==> flow/design.v <==
`timescale 1ns / 1ps
module keycheck(
    input clk,
    input rst_n,
    input key,
    output reg key_v
);
    reg [2:0] key_cnt;
    always @(posedge clk or negedge rst_n) begin
        if (!rst_n)
            key_cnt <= 3'b000;
        else
            key_cnt <= {key_cnt[1:0], key};
    end
    always @(posedge clk or negedge rst_n) begin
        if (!rst_n)
            key_v <= 1'b0;
        else if (key_cnt == 3'b110)
            key_v <= 1'b1;
        else
            key_v <= 1'b0;
    end
endmodule
`timescale 1ns / 1ps
module snack_control(
    input clk,
    input rst_n,
    input key_r,
    input key_l,
    input key_u,
    input key_d,
    input [9:0] box_x,
    input [8:0] box_y,
    input [9:0] x_pos,
    input [8:0] y_pos,
    input [1:0] speed_mode,
    output reg drive,
    output  snack_r,
    output snake_head
    );
    wire key_r1;
    wire key_l1;
    wire key_u1;
    wire key_d1;
    reg [1:0] dir; 
    parameter right = 2'd0;
    parameter left = 2'd1;
    parameter up = 2'd2;
    parameter down = 2'd3;
    keycheck r_keycheck(
        .clk(clk),
        .rst_n(rst_n),
        .key(key_r),
        .key_v(key_r1)
    );
    keycheck l_keycheck(
        .clk(clk),
        .rst_n(rst_n),
        .key(key_l),
        .key_v(key_l1)
    );
    keycheck u_keycheck(
        .clk(clk),
        .rst_n(rst_n),
        .key(key_u),
        .key_v(key_u1)
    );
    keycheck d_keycheck(
        .clk(clk),
        .rst_n(rst_n),
        .key(key_d),
        .key_v(key_d1)
    );
    always @(posedge clk or negedge rst_n)
        if (!rst_n) dir <= right;
        else if (key_r1 && dir != left) dir <= right;
        else if (key_l1 && dir != right) dir <= left;
        else if (key_u1 && dir != down) dir <= up;
        else if (key_d1 && dir != up) dir <= down;
    reg [9:0] snack_x[19:0];
    reg [8:0] snack_y[19:0];
    reg [20:0] cnt_m; 
    reg [20:0]update_time;
    always @( posedge clk or negedge rst_n) begin
    if(!rst_n)
        update_time = 19'd4200;
      else begin
         case (speed_mode)
         2'b00: update_time <= 20'd6200;  
         2'b01: update_time <= 20'd4200;  
         2'b10: update_time <= 20'd3200;  
         endcase
        end
    end
     reg fin;
    always @(posedge clk or negedge rst_n)
        if (!rst_n) cnt_m <= 19'd0;
        else if (fin) cnt_m <= 19'd0;
        else if (cnt_m == update_time) cnt_m <= 19'd0;
        else cnt_m <= cnt_m + 19'd1;
    always @(posedge clk or negedge rst_n)
        if (!rst_n) begin
            snack_x[0] <= 10'd400;
            snack_y[0] <= 10'd300;
        end else if (cnt_m == update_time)
            case (dir)
                right: if (snack_x[0] >= 10'd799) snack_x[0] <= 10'd0;
                       else snack_x[0] <= snack_x[0] + 10'd5;
                left: if (snack_x[0] == 10'd0) snack_x[0] <= 10'd799;
                      else snack_x[0] <= snack_x[0] - 10'd5;
                up: if (snack_y[0] >= 10'd599) snack_y[0] <= 10'd0;
                    else snack_y[0] <= snack_y[0] + 10'd5;
                down: if (snack_y[0] == 10'd0) snack_y[0] <= 10'd599;
                      else snack_y[0] <= snack_y[0] - 10'd5;
            endcase
    always @(posedge clk or negedge rst_n)
        if (!rst_n) begin
            snack_x[1] <= 10'd0;
            snack_y[1] <= 10'd0;
            snack_x[2] <= 10'd0;
            snack_y[2] <= 10'd0;
            snack_x[3] <= 10'd0;
            snack_y[3] <= 10'd0;
            snack_x[4] <= 10'd0;
            snack_y[4] <= 10'd0;
            snack_x[5] <= 10'd0;
            snack_y[5] <= 10'd0;
            snack_x[6] <= 10'd0;
            snack_y[6] <= 10'd0;
            snack_x[7] <= 10'd0;
            snack_y[7] <= 10'd0;
            snack_x[8] <= 10'd0;
            snack_y[8] <= 10'd0;
            snack_x[9] <= 10'd0;
            snack_y[9] <= 10'd0;
            snack_x[10] <= 10'd0;
            snack_y[10] <= 10'd0;
            snack_x[11] <= 10'd0;
            snack_y[11] <= 10'd0;
            snack_x[12] <= 10'd0;
            snack_y[12] <= 10'd0;
            snack_x[13] <= 10'd0;
            snack_y[13] <= 10'd0;
            snack_x[14] <= 10'd0;
            snack_y[14] <= 10'd0;
            snack_x[15] <= 10'd0;
            snack_y[15] <= 10'd0;
            snack_x[16] <= 10'd0;
            snack_y[16] <= 10'd0;
            snack_x[17] <= 10'd0;
            snack_y[17] <= 10'd0;
            snack_x[18] <= 10'd0;
            snack_y[18] <= 10'd0;
            snack_x[19] <= 10'd0;
            snack_y[19] <= 10'd0;
        end else if (cnt_m == update_time) begin
            snack_x[1] <= snack_x[0];
            snack_y[1] <= snack_y[0];
            snack_x[2] <= snack_x[1];
            snack_y[2] <= snack_y[1];
            snack_x[3] <= snack_x[2];
            snack_y[3] <= snack_y[2];
            snack_x[4] <= snack_x[3];
            snack_y[4] <= snack_y[3];
            snack_x[5] <= snack_x[4];
            snack_y[5] <= snack_y[4];
            snack_x[6] <= snack_x[5];
            snack_y[6] <= snack_y[5];
            snack_x[7] <= snack_x[6];
            snack_y[7] <= snack_y[6];
            snack_x[8] <= snack_x[7];
            snack_y[8] <= snack_y[7];
            snack_x[9] <= snack_x[8];
            snack_y[9] <= snack_y[8];
            snack_x[10] <= snack_x[9];
            snack_y[10] <= snack_y[9];
            snack_x[11] <= snack_x[10];
            snack_y[11] <= snack_y[10];
            snack_x[12] <= snack_x[11];
            snack_y[12] <= snack_y[11];
            snack_x[13] <= snack_x[12];
            snack_y[13] <= snack_y[12];
            snack_x[14] <= snack_x[13];
            snack_y[14] <= snack_y[13];
            snack_x[15] <= snack_x[14];
            snack_y[15] <= snack_y[14];
            snack_x[16] <= snack_x[15];
            snack_y[16] <= snack_y[15];
            snack_x[17] <= snack_x[16];
            snack_y[17] <= snack_y[16];
            snack_x[18] <= snack_x[17];
            snack_y[18] <= snack_y[17];
            snack_x[19] <= snack_x[18];
            snack_y[19] <= snack_y[18];
        end
    reg [4:0] length;
    always @(posedge clk or negedge rst_n)
        if (!rst_n) begin
            length <= 5'd1;
            drive <= 1'd0;
        end else if (drive) drive <= 1'd0;
        else if (snack_x[0] >= box_x-10'd10&&snack_x[0]<=box_x+10'd10 && snack_y[0] >= box_y-10'd10&&snack_y[0]<=box_y+10'd10) begin
            drive <= 1'd1;
            if (length < 5'd20) length <= length + 5'd1;
            else length <= length;
        end
    always @(posedge clk or negedge rst_n)
        if (!rst_n) fin <= 1'b0;
        else if ((snack_x[0] == snack_x[1] && snack_y[0] == snack_y[1]) ||
                 (snack_x[0] == snack_x[2] && snack_y[0] == snack_y[2]) ||
                 (snack_x[0] == snack_x[3] && snack_y[0] == snack_y[3]) ||
                 (snack_x[0] == snack_x[4] && snack_y[0] == snack_y[4]) ||
                 (snack_x[0] == snack_x[5] && snack_y[0] == snack_y[5]) ||
                 (snack_x[0] == snack_x[6] && snack_y[0] == snack_y[6]) ||
                 (snack_x[0] == snack_x[7] && snack_y[0] == snack_y[7]) ||
                 (snack_x[0] == snack_x[8] && snack_y[0] == snack_y[8]) ||
                 (snack_x[0] == snack_x[9] && snack_y[0] == snack_y[9]) ||
                 (snack_x[0] == snack_x[10] && snack_y[0] == snack_y[10]) ||
                 (snack_x[0] == snack_x[11] && snack_y[0] == snack_y[11]) ||
                 (snack_x[0] == snack_x[12] && snack_y[0] == snack_y[12]) ||
                 (snack_x[0] == snack_x[13] && snack_y[0] == snack_y[13]) ||
                 (snack_x[0] == snack_x[14] && snack_y[0] == snack_y[14]) ||
                 (snack_x[0] == snack_x[15] && snack_y[0] == snack_y[15]) ||
                 (snack_x[0] == snack_x[16] && snack_y[0] == snack_y[16]) ||
                 (snack_x[0] == snack_x[17] && snack_y[0] == snack_y[17]) ||
                 (snack_x[0] == snack_x[18] && snack_y[0] == snack_y[18]) ||
                 (snack_x[0] == snack_x[19] && snack_y[0] == snack_y[19] )) fin <= 1'b1;
                      assign snack_r = (
                (x_pos >= snack_x[1]-10'd10 && x_pos <= snack_x[1]+10'd10)&&(y_pos >= snack_y[1]-10'd10 && y_pos <= snack_y[1]+10'd10)&&length > 5'd1)||
                ((x_pos >= snack_x[2]-10'd10 && x_pos <= snack_x[2]+10'd10)&&(y_pos >= snack_y[2]-10'd10 && y_pos <= snack_y[2]+10'd10)&&length > 5'd2)||
                ((x_pos >= snack_x[3]-10'd10 && x_pos <= snack_x[3]+10'd10)&&(y_pos >= snack_y[3]-10'd10 && y_pos <= snack_y[3]+10'd10)&&length > 5'd3)||
                ((x_pos >= snack_x[4]-10'd10 && x_pos <= snack_x[4]+10'd10)&&(y_pos >= snack_y[4]-10'd10 && y_pos <= snack_y[4]+10'd10)&&length > 5'd4)||
                ((x_pos >= snack_x[5]-10'd10 && x_pos <= snack_x[5]+10'd10)&&(y_pos >= snack_y[5]-10'd10 && y_pos <= snack_y[5]+10'd10)&&length > 5'd5)||
                ((x_pos >= snack_x[6]-10'd10 && x_pos <= snack_x[6]+10'd10)&&(y_pos >= snack_y[6]-10'd10 && y_pos <= snack_y[6]+10'd10)&&length > 5'd6)||
                ((x_pos >= snack_x[7]-10'd10 && x_pos <= snack_x[7]+10'd10)&&(y_pos >= snack_y[7]-10'd10 && y_pos <= snack_y[7]+10'd10)&&length > 5'd7)||
                ((x_pos >= snack_x[8]-10'd10 && x_pos <= snack_x[8]+10'd10)&&(y_pos >= snack_y[8]-10'd10 && y_pos <= snack_y[8]+10'd10)&&length > 5'd8)||
                ((x_pos >= snack_x[9]-10'd10 && x_pos <= snack_x[9]+10'd10)&&(y_pos >= snack_y[9]-10'd10 && y_pos <= snack_y[9]+10'd10)&&length > 5'd9)||
                ((x_pos >= snack_x[10]-10'd10 && x_pos <= snack_x[10]+10'd10)&&(y_pos >= snack_y[10]-10'd10 && y_pos <= snack_y[10]+10'd10)&&length > 5'd10)||
                ((x_pos >= snack_x[11]-10'd10 && x_pos <= snack_x[11]+10'd10)&&(y_pos >= snack_y[11]-10'd10 && y_pos <= snack_y[11]+10'd10)&&length > 5'd11)||
                ((x_pos >= snack_x[12]-10'd10 && x_pos <= snack_x[12]+10'd10)&&(y_pos >= snack_y[12]-10'd10 && y_pos <= snack_y[12]+10'd10)&&length > 5'd12)||
                ((x_pos >= snack_x[13]-10'd10 && x_pos <= snack_x[13]+10'd10)&&(y_pos >= snack_y[13]-10'd10 && y_pos <= snack_y[13]+10'd10)&&length > 5'd13)||
                ((x_pos >= snack_x[14]-10'd10 && x_pos <= snack_x[14]+10'd10)&&(y_pos >= snack_y[14]-10'd10 && y_pos <= snack_y[14]+10'd10)&&length > 5'd14)||
                ((x_pos >= snack_x[15]-10'd10 && x_pos <= snack_x[15]+10'd10)&&(y_pos >= snack_y[15]-10'd10 && y_pos <= snack_y[15]+10'd10)&&length > 5'd15)||
                ((x_pos >= snack_x[16]-10'd10 && x_pos <= snack_x[16]+10'd10)&&(y_pos >= snack_y[16]-10'd10 && y_pos <= snack_y[16]+10'd10)&&length > 5'd16)||
                ((x_pos >= snack_x[17]-10'd10 && x_pos <= snack_x[17]+10'd10)&&(y_pos >= snack_y[17]-10'd10 && y_pos <= snack_y[17]+10'd10)&&length > 5'd17)||
                ((x_pos >= snack_x[18]-10'd10 && x_pos <= snack_x[18]+10'd10)&&(y_pos >= snack_y[18]-10'd10 && y_pos <= snack_y[18]+10'd10)&&length > 5'd18)||
                ((x_pos >= snack_x[19]-10'd10 && x_pos <= snack_x[19]+10'd10)&&(y_pos >= snack_y[19]-10'd10 && y_pos <= snack_y[19]+10'd10)&&length > 5'd19);
                  assign snake_head=((x_pos >= snack_x[0]-10'd10 && x_pos <= snack_x[0]+10'd10)&&(y_pos >= snack_y[0]-10'd10 && y_pos <= snack_y[0]+10'd10));
endmodule
`timescale 1ns / 1ps
module random(
    input clk,
    input rst_n,
    output reg [8:0] rand_num
    );
    always @(posedge clk or negedge rst_n)
        if (!rst_n) rand_num <= 9'd132;
        else begin
            rand_num[0] <= rand_num[8];
            rand_num[1] <= rand_num[0];
            rand_num[2] <= rand_num[1];
            rand_num[3] <= rand_num[2];
            rand_num[4] <= rand_num[3] ^ rand_num[8];
            rand_num[5] <= rand_num[4] ^ rand_num[8];
            rand_num[6] <= rand_num[5] ^ rand_num[8];
            rand_num[7] <= rand_num[6];
            rand_num[8] <= rand_num[7];
            if (rand_num > 9'd240)
                rand_num <= rand_num % 9'd240;
        end
endmodule
`timescale 1ns / 1ps
module box_create(
    input clk,
    input rst_n,
    input [8:0] rand_num,
    input rand_drive,
    output reg [9:0] rand_x,
    output reg [9:0] rand_y
    );
    reg flag;
    always @(posedge clk or negedge rst_n)
        if (!rst_n) begin
            rand_x <= 9'd300;
            rand_y <= 9'd300;
            flag <= 1'b0;
        end else if (rand_drive) begin
            flag <= 1'b1;
            rand_x <= rand_num;
        end else if (flag == 1'b1) begin
            rand_y <= rand_num;
            flag <= 1'b0;
        end
endmodule
`timescale 1ns / 1ps
module random_box(
    input clk,
    input rst_n,
    input drive,
    output wire [9:0] box_x,
    output wire [9:0] box_y
    );
    wire [8:0] rand_num;
    random U1_random(
        .clk(clk),
        .rst_n(rst_n),
        .rand_num(rand_num)
    );
    wire [9:0] rand_x;
    wire [9:0] rand_y;
    box_create U1_box_create(
        .clk(clk),
        .rst_n(rst_n),
        .rand_num(rand_num),
        .rand_drive(drive),
        .rand_x(rand_x),
        .rand_y(rand_y)
    );
    assign box_x = rand_x;
    assign box_y = rand_y;
endmodule
`timescale 1ns / 1ps
module PS2(
	input clk, rst,
	input ps2_clk, ps2_data,
	output reg up, left, right, down
	);
reg ps2_clk_falg0, ps2_clk_falg1, ps2_clk_falg2;
wire negedge_ps2_clk = !ps2_clk_falg1 & ps2_clk_falg2;
reg negedge_ps2_clk_shift;
reg [9:0] data;
reg data_break, data_done, data_expand;
reg[7:0]temp_data;
reg[3:0]num;
always@(posedge clk or posedge rst)begin
	if(rst)begin
		ps2_clk_falg0<=1'b0;
		ps2_clk_falg1<=1'b0;
		ps2_clk_falg2<=1'b0;
	end
	else begin
		ps2_clk_falg0<=ps2_clk;
		ps2_clk_falg1<=ps2_clk_falg0;
		ps2_clk_falg2<=ps2_clk_falg1;
	end
end
always@(posedge clk or posedge rst)begin
	if(rst)
		num<=4'd0;
	else if (num==4'd11)
		num<=4'd0;
	else if (negedge_ps2_clk)
		num<=num+1'b1;
end
always@(posedge clk)begin
	negedge_ps2_clk_shift<=negedge_ps2_clk;
end
always@(posedge clk or posedge rst)begin
	if(rst)
		temp_data<=8'd0;
	else if (negedge_ps2_clk_shift)begin
		case(num)
			4'd2 : temp_data[0]<=ps2_data;
			4'd3 : temp_data[1]<=ps2_data;
			4'd4 : temp_data[2]<=ps2_data;
			4'd5 : temp_data[3]<=ps2_data;
			4'd6 : temp_data[4]<=ps2_data;
			4'd7 : temp_data[5]<=ps2_data;
			4'd8 : temp_data[6]<=ps2_data;
			4'd9 : temp_data[7]<=ps2_data;
			default: temp_data<=temp_data;
		endcase
	end
	else temp_data<=temp_data;
end
always@(posedge clk or posedge rst)begin
	if(rst)begin
		data_break<=1'b0;
		data<=10'd0;
		data_done<=1'b0;
		data_expand<=1'b0;
	end
	else if(num==4'd11)begin
		if(temp_data==8'hE0)begin
			data_expand<=1'b1;
		end
		else if(temp_data==8'hF0)begin
			data_break<=1'b1;
		end
		else begin
			data<={data_expand,data_break,temp_data};
			data_done<=1'b1;
			data_expand<=1'b0;
			data_break<=1'b0;
		end
	end
	else begin
		data<=data;
		data_done<=1'b0;
		data_expand<=data_expand;
		data_break<=data_break;
	end
end
always @(posedge clk or posedge rst) begin
	if (rst) begin
		up <= 1'b0; left <= 1'b0; right <= 1'b0; down <= 1'b0;
	end
	else case (data)
        10'h275:down <= 1;
        10'h375:down <= 0;
        10'h26B:left <= 1;
        10'h36B:left <= 0;
        10'h274:right <= 1;
        10'h374:right <= 0;
        10'h272:up<=1;
        10'h372:up<=0;
    endcase
end
endmodule
`timescale 1ns / 1ps
module VGA(
	input clk,                    
	input rst,
	input [11:0]Din,			 
	output reg [8:0]row,		 
	output reg [9:0]col,		 
	output reg rdn,			 
	output reg [3:0]R, G, B, 
	output reg HS, VS			 
   );
reg [9:0] h_count;  
	always @ (posedge clk) begin
		if (rst)  h_count <= 10'h0;
		else if  (h_count == 10'd799)
					 h_count <= 10'h0;
			  else h_count <= h_count + 10'h1;
	end
reg [9:0] v_count;  
	always @ (posedge clk or posedge rst) begin
		if (rst)  v_count <= 10'h0;
		else if  (h_count == 10'd799) begin
					if (v_count == 10'd524) v_count <= 10'h0;
					else v_count <= v_count + 10'h1;
		end
	end
wire	[9:0] row_addr = v_count - 10'd35;		 
wire	[9:0] col_addr = h_count - 10'd143;		 
wire			h_sync = (h_count > 10'd95);		 
wire			v_sync = (v_count > 10'd1);		 
wire			read   = (h_count > 10'd142) &&	 
							(h_count < 10'd783) &&	 
							(v_count > 10'd34)  &&	 
							(v_count < 10'd525);		 
always @ (posedge clk) begin
	row <= row_addr[8:0];	 
	col <= col_addr;			 
	rdn <= ~read;				 
	HS  <= h_sync;				 
	VS  <= v_sync;				 
	R   <= rdn ? 4'h0 : Din[3:0];		 
	G	 <= rdn ? 4'h0 : Din[7:4];		 
	B	 <= rdn ? 4'h0 : Din[11:8];	 
end
endmodule
`timescale 1ns / 1ps
module draw_snake(
    input clk,
    input rdn,
    input [8:0] row,
    input [9:0] col,
    input rst_n,
    input [9:0] box_x,
    input [8:0] box_y,
    output reg [11:0] pixel,
    input snake_r,
    input snake_head
    );
    parameter RED = 12'b0000_0000_1111;
    parameter GREEN = 12'b0000_1111_0000;
    parameter BLUE = 12'b1111_0000_0000;
    parameter YELLOW = 12'b0000_1111_1111;
    always @(posedge clk ) begin
        if (rst_n==0) pixel <= YELLOW;
        else if (!rdn) begin 
        if(snake_head) pixel<=YELLOW;
          else  if (snake_r) pixel <= GREEN; 
            else if (col >= box_x-10'd10 &&col<=box_x+10'd10 && row>=box_y-10'd10&& row<=box_y+10'd10) pixel <= RED; 
            else pixel <= 12'h000; 
        end
    end
endmodule
`timescale 1ns / 1ps
module Bpmusic(
input key,
input clk,
output reg beep
);
reg [15:0] cnt;
reg [15:0] prediv;
reg [12:0] delay;
always @(posedge clk) begin
if (key == 1'b1) begin
	beep <= 1'b0;
	delay <= 13'd0;
	cnt <= 16'd0;
	prediv <= 16'hBA9E;
end
else begin
	cnt <= cnt + 1'b1;
	if (cnt == prediv) begin
		beep <= ~beep;
		cnt <= 0;
		delay <= delay +1'b1;
		case(delay)
			13'd1000:prediv <= 16'hA648;
			13'd2000:prediv <= 16'h941F;
			13'd3000:prediv <= 16'h8BCF;
			13'd4000:prediv <= 16'h7C90;
			13'd5000:prediv <= 16'h6EFA;
			13'd6000:prediv <= 16'h62DD;
			13'd7000:begin
				prediv <= 16'hBA9E;
				delay <= 13'd0;
				end
			default : prediv <= prediv;
			endcase
	end
end 
end
endmodule
`timescale 1ns / 1ps
module snack(
    input ps2_data,
    input ps2_clk,
    input clk,
    input [1:0] speed_mode,
    input rst_n,
    input key,
    output hsync,
    output vsync,
    output beep,
    output [3:0] vga_r,
    output [3:0] vga_g,
    output [3:0] vga_b
    );
    wire key_r,key_l,key_u,key_d;
    PS2 ps2(.clk(clk),.rst(!rst_n),.ps2_clk(ps2_clk),.ps2_data(ps2_data),.up(key_u),.left(key_l),.right(key_r),.down(key_d));
    wire [9:0] col;
    wire [8:0] row;
    wire [9:0] box_x;
    wire [8:0] box_y;
    wire drive;
    wire snake_r;
    wire snake_head;
    snack_control u1_snack_control(
        .clk(clk),
        .rst_n(rst_n),
        .key_r(key_r),
        .key_l(key_l),
        .key_u(key_u),
        .key_d(key_d),
        .box_x(box_x),
        .box_y(box_y),
        .x_pos(col),
        .y_pos(row),
        .speed_mode(speed_mode),
        .drive(drive),
        .snack_r(snake_r),
        .snake_head(snake_head)
                  );
    random_box u1_random_box(
        .clk(clk),
        .rst_n(rst_n),
        .drive(drive), 
        .box_x(box_x), 
        .box_y(box_y)
    );
    wire [11:0] pixel;
    wire rdn;
    reg control_signal;
    wire [3:0]vga_r1;
    wire [3:0]vga_g1;
    wire [3:0]vga_b1;
    wire hsync1;
    wire vsync1;
    wire [3:0]vga_r2;
    wire [3:0]vga_g2;
    wire [3:0]vga_b2;
    wire hsync2;
    wire vsync2;
    VGA vga0(
        .clk(clk),
        .rst(!rst_n),
        .R(vga_r1),
        .G(vga_g1),
        .B(vga_b1),
        .HS(hsync1),
        .VS(vsync1),
        .row(row),
        .col(col),
        .rdn(rdn),
        .Din(pixel)
    );
    assign vga_r2 = 4'h0;
    assign vga_g2 = 4'h0;
    assign vga_b2 = 4'h0;
    assign hsync2 = 1'b0;
    assign vsync2 = 1'b0;
    draw_snake draw(
        .clk(clk),
        .rdn(rdn),
        .row(row),
        .col(col),
        .rst_n(rst_n),
        .box_x(box_x),
        .box_y(box_y),
        .pixel(pixel),
        .snake_r(snake_r),
        .snake_head(snake_head)
    );
    always @(posedge clk or negedge rst_n) begin
        if (!rst_n) begin
            control_signal <= 1'b0;  
        end else begin
            control_signal <=1'b1;
        end
    end
    assign vga_r = control_signal ? vga_r1 : vga_r2;
    assign vga_g = control_signal ? vga_g1 : vga_g2;
    assign vga_b = control_signal ? vga_b1 : vga_b2;
    assign hsync = control_signal ? hsync1 : hsync2;
    assign vsync = control_signal ? vsync1 : vsync2;
    Bpmusic music (
    .clk(clk),
    .key(key),
    .beep(beep)
    );
endmodule
Step by step through the tools: snack
Tool output for the design above, in the order of the flow.
Lines are those of the file above, counted from 1.
Cell names lack the library's common part.
{ "setup": {"top": "snack", "clk_port": "clk", "library": "sky130hd", "pvt_corner": "tt_025C_1v80"} }

Word-level counts
Yosys after proc, flatten, opt, wreduce and memory -nomap, before mapping. Print and check cells are not counted. Equal cells are merged and count once.
{ "classes": {"n_addsub": 97, "div": 1, "n_cmp": 117, "eq_ne": 81, "muxes": 49, "n_logic": 10, "reduce_logical": 181} }
{ "op_table": {"columns": ["operator", "count"], "rows": [
  ["greater-or-equal comparator 10 bit", 22],
  ["<= comparator 10 bit", 22],
  ["greater-or-equal comparator 9 x 10 -> 1 bit", 22],
  ["<= comparator 9 x 10 -> 1 bit", 22],
  ["adder 9 x 4 -> 10 bit with constant B", 22],
  ["subtractor 9 x 4 -> 10 bit with constant B", 22],
  ["adder 10 x 4 -> 10 bit with constant B", 20],
  ["subtractor 10 x 4 -> 10 bit with constant B", 20],
  ["equality test 10 bit", 19],
  ["equality test 9 bit", 19],
  ["case mux 16 bit (select 7 bit)", 1],
  ["logical AND 1 bit", 111],
  ["equality test 10 bit with constant B", 10],
  ["remainder unit 9 x 8 -> 9 bit with constant B", 1],
  ["case mux 21 bit (select 3 bit)", 1],
  ["2-to-1 mux 21 bit", 2],
  ["greater-than comparator 5 x 4 -> 1 bit with constant B", 8],
  ["equality test 13 bit with constant B", 3],
  ["logical OR 1 bit", 36],
  ["2-to-1 mux 10 bit", 3],
  ["AND reduction 2 bit", 14],
  ["equality test 13 x 12 -> 1 bit with constant B", 2],
  ["2-to-1 mux 12 bit", 2],
  ["2-to-1 mux 4 bit", 6],
  ["adder 21 x 1 -> 21 bit with constant B", 1],
  ["equality test 21 bit", 1],
  ["2-to-1 mux 1 bit", 21],
  ["adder 10 x 1 -> 10 bit with constant B", 2]
]} }
Not listed: further kinds 54, cells in them 101.
{ "word_totals": {"ff_bits": 620, "inputBits": 7, "out_inout_bits": 15, "word_cells": 630} }

Logic depth
Yosys ltp: most cells in a row. Word level: on the elaborated netlist, between registers, memories and ports. Mapped: between sequential cells and ports; inverters and the memories' decode and read muxes count.
{ "logic_depth": {"ltp_word": 25, "abc_area": 0, "mapped_depth": 16, "ltp_nobuf": 16} }

Mapped cells and area
Source: synth_stat.txt of the flow (Yosys; design flattened, memories mapped). It holds for the ABC_AREA given above (unset counts as 0); a run with the other value may have another netlist.
The area totals of this step are shown rounded.
{ "mapped": {"cell_count": 6698, "yosys_area_um2": 54980, "seq_area_um2": 14220, "flip_flops": 584} }
{ "by_type": {"columns": ["cell_type", "count"], "rows": [
  ["dfrtp_1", 481],
  ["ha_1", 868],
  ["nand2_1", 1204],
  ["xor2_1", 503],
  ["xnor2_1", 499],
  ["o21ai_0", 382],
  ["dfxtp_1", 83],
  ["clkbuf_1", 366],
  ["nor2_1", 366],
  ["a21oi_1", 251],
  ["nand4_1", 164],
  ["inv_1", 227],
  ["nand3_1", 141],
  ["nor4_1", 111],
  ["a21o_1", 89],
  ["nor3_1", 111],
  ["dfstp_2", 20],
  ["nor2b_1", 78]
]} }
Not listed: further types 69, cells in them 754.
By module: a second synthesis without flattening, with its own total; a netlist apart from the flattened one above.
{ "hier_totals": {"hier_cells": 6872, "hier_area_um2": 56620} }
Each row is one instance without its submodules.
{ "modules": {"columns": ["mod", "instances", "n_cells", "mod_area_um2", "seq_area_um2"], "rows": [
  ["snack_control", 1, 5925, 47180, 10400],
  ["Bpmusic", 1, 311, 2592, 920.9],
  ["VGA", 1, 210, 2162, 1131],
  ["draw_snake", 1, 191, 1449, 40.0],
  ["PS2", 1, 112, 1431, 795.8],
  ["box_create", 1, 43, 777.0, 485.5],
  ["random", 1, 42, 454.2, 227.7],
  ["keycheck", 4, 5, 108.9, 100.1],
  ["snack", 1, 18, 143.9, 25.0],
  ["random_box", 1, 0, 0.0, 0.0]
]} }

Path before layout
OpenSTA on the mapped netlist: ideal clock, no wires. The path of least setup slack (recovery checks aside). Input and output delay are each 20% of the period. Register names are those of the netlist, which keeps one name where synthesis merged equal registers.
{ "synth_timing": {"path_kind": "input -> register", "start": "input port key", "end": "register music.cnt[10]", "clock_period_ns": 40.0, "setup_time_ns": 0.128, "arrival_ns": 8.772, "required_time_ns": 39.872, "slack_ns": 31.100, "delay_ns": 0.900, "path_stages": 5, "path_buffers": 2, "synth_period_reached_ns": 8.9} }
"delay_ns" is the arrival time less input delay plus setup time.
"path_stages" counts driving pins, that of a launching flip-flop among them; a cell with two outputs on the path counts twice.
"synth_period_reached_ns" is the clock period less the worst setup slack; recovery checks do not enter. This is arithmetic on one report: input and output delays are still those of the set period (20% each).
The rows between start and end are the longest chain of elaborated cells between them; the timing report does not say that the signal goes this way. Where chains are equally long, one stands for them.
Each line given opens the expression or statement behind the cell; cells for indexed reads and writes are added by Yosys, which also makes memories of some case tables.
A register here has more assigning lines than the two given.
{ "synth_between": {"cell_sequence": "clkbuf_1 -> inv_1 -> nand2_1 -> clkbuf_1 -> nor2_1", "elab_chain_len": 1} }
{ "synth_lines": {"columns": ["item", "line_no", "source"], "rows": [
  ["start, declared", 538, "input key,"],
  ["OR reduction 2 bit", null, null],
  ["end, assigned", 505, "cnt <= 16'd0;"],
  ["end, assigned", 509, "cnt <= cnt + 1'b1;"],
  ["end, declared", 498, "reg [15:0] cnt;"]
]} }

Timing after layout
Path of least setup slack in the final report of stored run 1 (OpenROAD, finished layout, wires in). Where an end is a register, its clock arrival counts in the times.
{ "layout_timing": {"path_kind": "register -> register", "start": "register vga0.col[8]", "end": "register draw.pixel[6]", "clock_period_ns": 11.9, "setup_time_ns": 0.10, "arrival_ns": 5.20, "required_time_ns": 12.44, "slack_ns": 7.24, "path_stages": 12, "path_buffers": 1} }
The rows between start and end are the longest chain of elaborated cells between them; the timing report does not say that the signal goes this way. Where chains are equally long, one stands for them.
A register here has more assigning lines than the two given.
{ "layout_between": {"cell_sequence": "dfxtp_2 -> buf_4 -> ha_1 -> and3_1 -> and3_1 -> a32oi_1 -> a311o_1 -> nand4b_1 -> nand4_1 -> or4_1 -> or3_1 -> o32a_1", "elab_chain_len": 24} }
{ "layout_lines": {"columns": ["item", "line_no", "source"], "rows": [
  ["start, declared", 426, "output reg [9:0]col,"],
  ["start, assigned", 456, "col <= col_addr;"],
  ["greater-or-equal comparator 10 bit", 229, "(x_pos >= snack_x[1]-10'd10 && x_pos <= snack_x[1]+10'd10)&&(y_pos >= snack_y[1]-10'd10 && y_pos <= snack_y[1] ..."],
  ["logical AND 1 bit x3", 229, null],
  ["logical OR 1 bit x18", 228, "assign snack_r = ("],
  ["2-to-1 mux 12 bit", 486, "else  if (snake_r) pixel <= GREEN;"],
  ["2-to-1 mux 12 bit", 485, "if(snake_head) pixel<=YELLOW;"],
  ["end, assigned", 485, null],
  ["end, assigned", 486, null],
  ["end, declared", 474, "output reg [11:0] pixel,"]
]} }

==> runs of snack <==
Below are 3 stored runs of the flow (Yosys, OpenROAD; platform sky130hd) on snack, each with its settings and what was measured, unordered. Constraints: input delay and output delay 20% of the set period each, output load 0.01 pF.
By "achieved_period_ns" is meant the clock period of the run minus its worst setup slack. This is arithmetic on one report: input and output delays are still those of the set period (20% each).
"worstPathTime_ns": the worst setup path's part of the clock period (all of it between registers, 20% less for each end at a port) less its slack. A launch clock that arrives late makes it longer, a capture clock that arrives late makes it shorter.
"fin_power_uw" rests on the timing tool's default activity at the inputs, not on a simulated workload.
The results are shown rounded.
[
  {
    "run": "stored run 1",
    "settings": { "CAP_MARGIN": 5, "CELL_PAD_IN_SITES_GLOBAL_PLACEMENT": 0, "CORE_UTILIZATION": 41, "CTS_CLUSTER_DIAMETER": 95, "CTS_CLUSTER_SIZE": 77, "GPL_TIMING_DRIVEN": 1, "HOLD_SLACK_MARGIN": 0.21, "MIN_ROUTING_LAYER": "met1", "PLACE_DENSITY": 0.83, "period_ns": 11.9, "CORE_MARGIN": 2, "SLEW_MARGIN": 20 },
    "results": { "finish.stdcell_area_um2": 57450, "post_synth_area_um2": 54980, "worstPathTime_ns": 4.66, "critical_path_kind": "register -> register", "final_hold_ws_ns": 0.367, "final_util_pct": 43.1, "fin_power_uw": 4825, "worst_setup_slack_ns": 7.237, "achieved_period_ns": 4.663, "design_die_area_um2": 137000, "timing.setup.tns_ns": 0.000 }
  },
  {
    "run": "stored run 2",
    "settings": { "CAP_MARGIN": 10, "CELL_PAD_IN_SITES_GLOBAL_PLACEMENT": 2, "CORE_ASPECT_RATIO": 0.76, "CORE_UTILIZATION": 29, "GPL_TIMING_DRIVEN": 1, "PLACE_DENSITY_LB_ADDON": 0.1, "SETUP_SLACK_MARGIN": -1.43, "TNS_END_PERCENT": 70, "period_ns": 18.4, "CORE_MARGIN": 2, "SLEW_MARGIN": 20 },
    "results": { "timing.setup.tns_ns": 0.000, "design_die_area_um2": 193100, "finish.stdcell_area_um2": 60130, "post_synth_area_um2": 54980, "worstPathTime_ns": 1.92, "critical_path_kind": "register -> output", "final_util_pct": 31.9, "fin_power_uw": 3918, "worst_setup_slack_ns": 12.80, "achieved_period_ns": 5.595, "final_hold_ws_ns": 0.354 }
  },
  {
    "run": "stored run 3",
    "settings": { "ABC_AREA": 1, "CAP_MARGIN": 0, "CELL_PAD_IN_SITES_DETAIL_PLACEMENT": 2, "CELL_PAD_IN_SITES_GLOBAL_PLACEMENT": 0, "CORE_UTILIZATION": 41, "CTS_CLUSTER_SIZE": 95, "GPL_ROUTABILITY_DRIVEN": 0, "HOLD_SLACK_MARGIN": -0.04, "MAX_ROUTING_LAYER": "met4", "MIN_ROUTING_LAYER": "met2", "PLACE_DENSITY_LB_ADDON": 0.3, "SETUP_SLACK_MARGIN": 0.85, "TNS_END_PERCENT": 75, "period_ns": 6.78, "CORE_MARGIN": 2, "SLEW_MARGIN": 20 },
    "outcome": "did not finish, routing stopped with GRT-0116"
  }
]
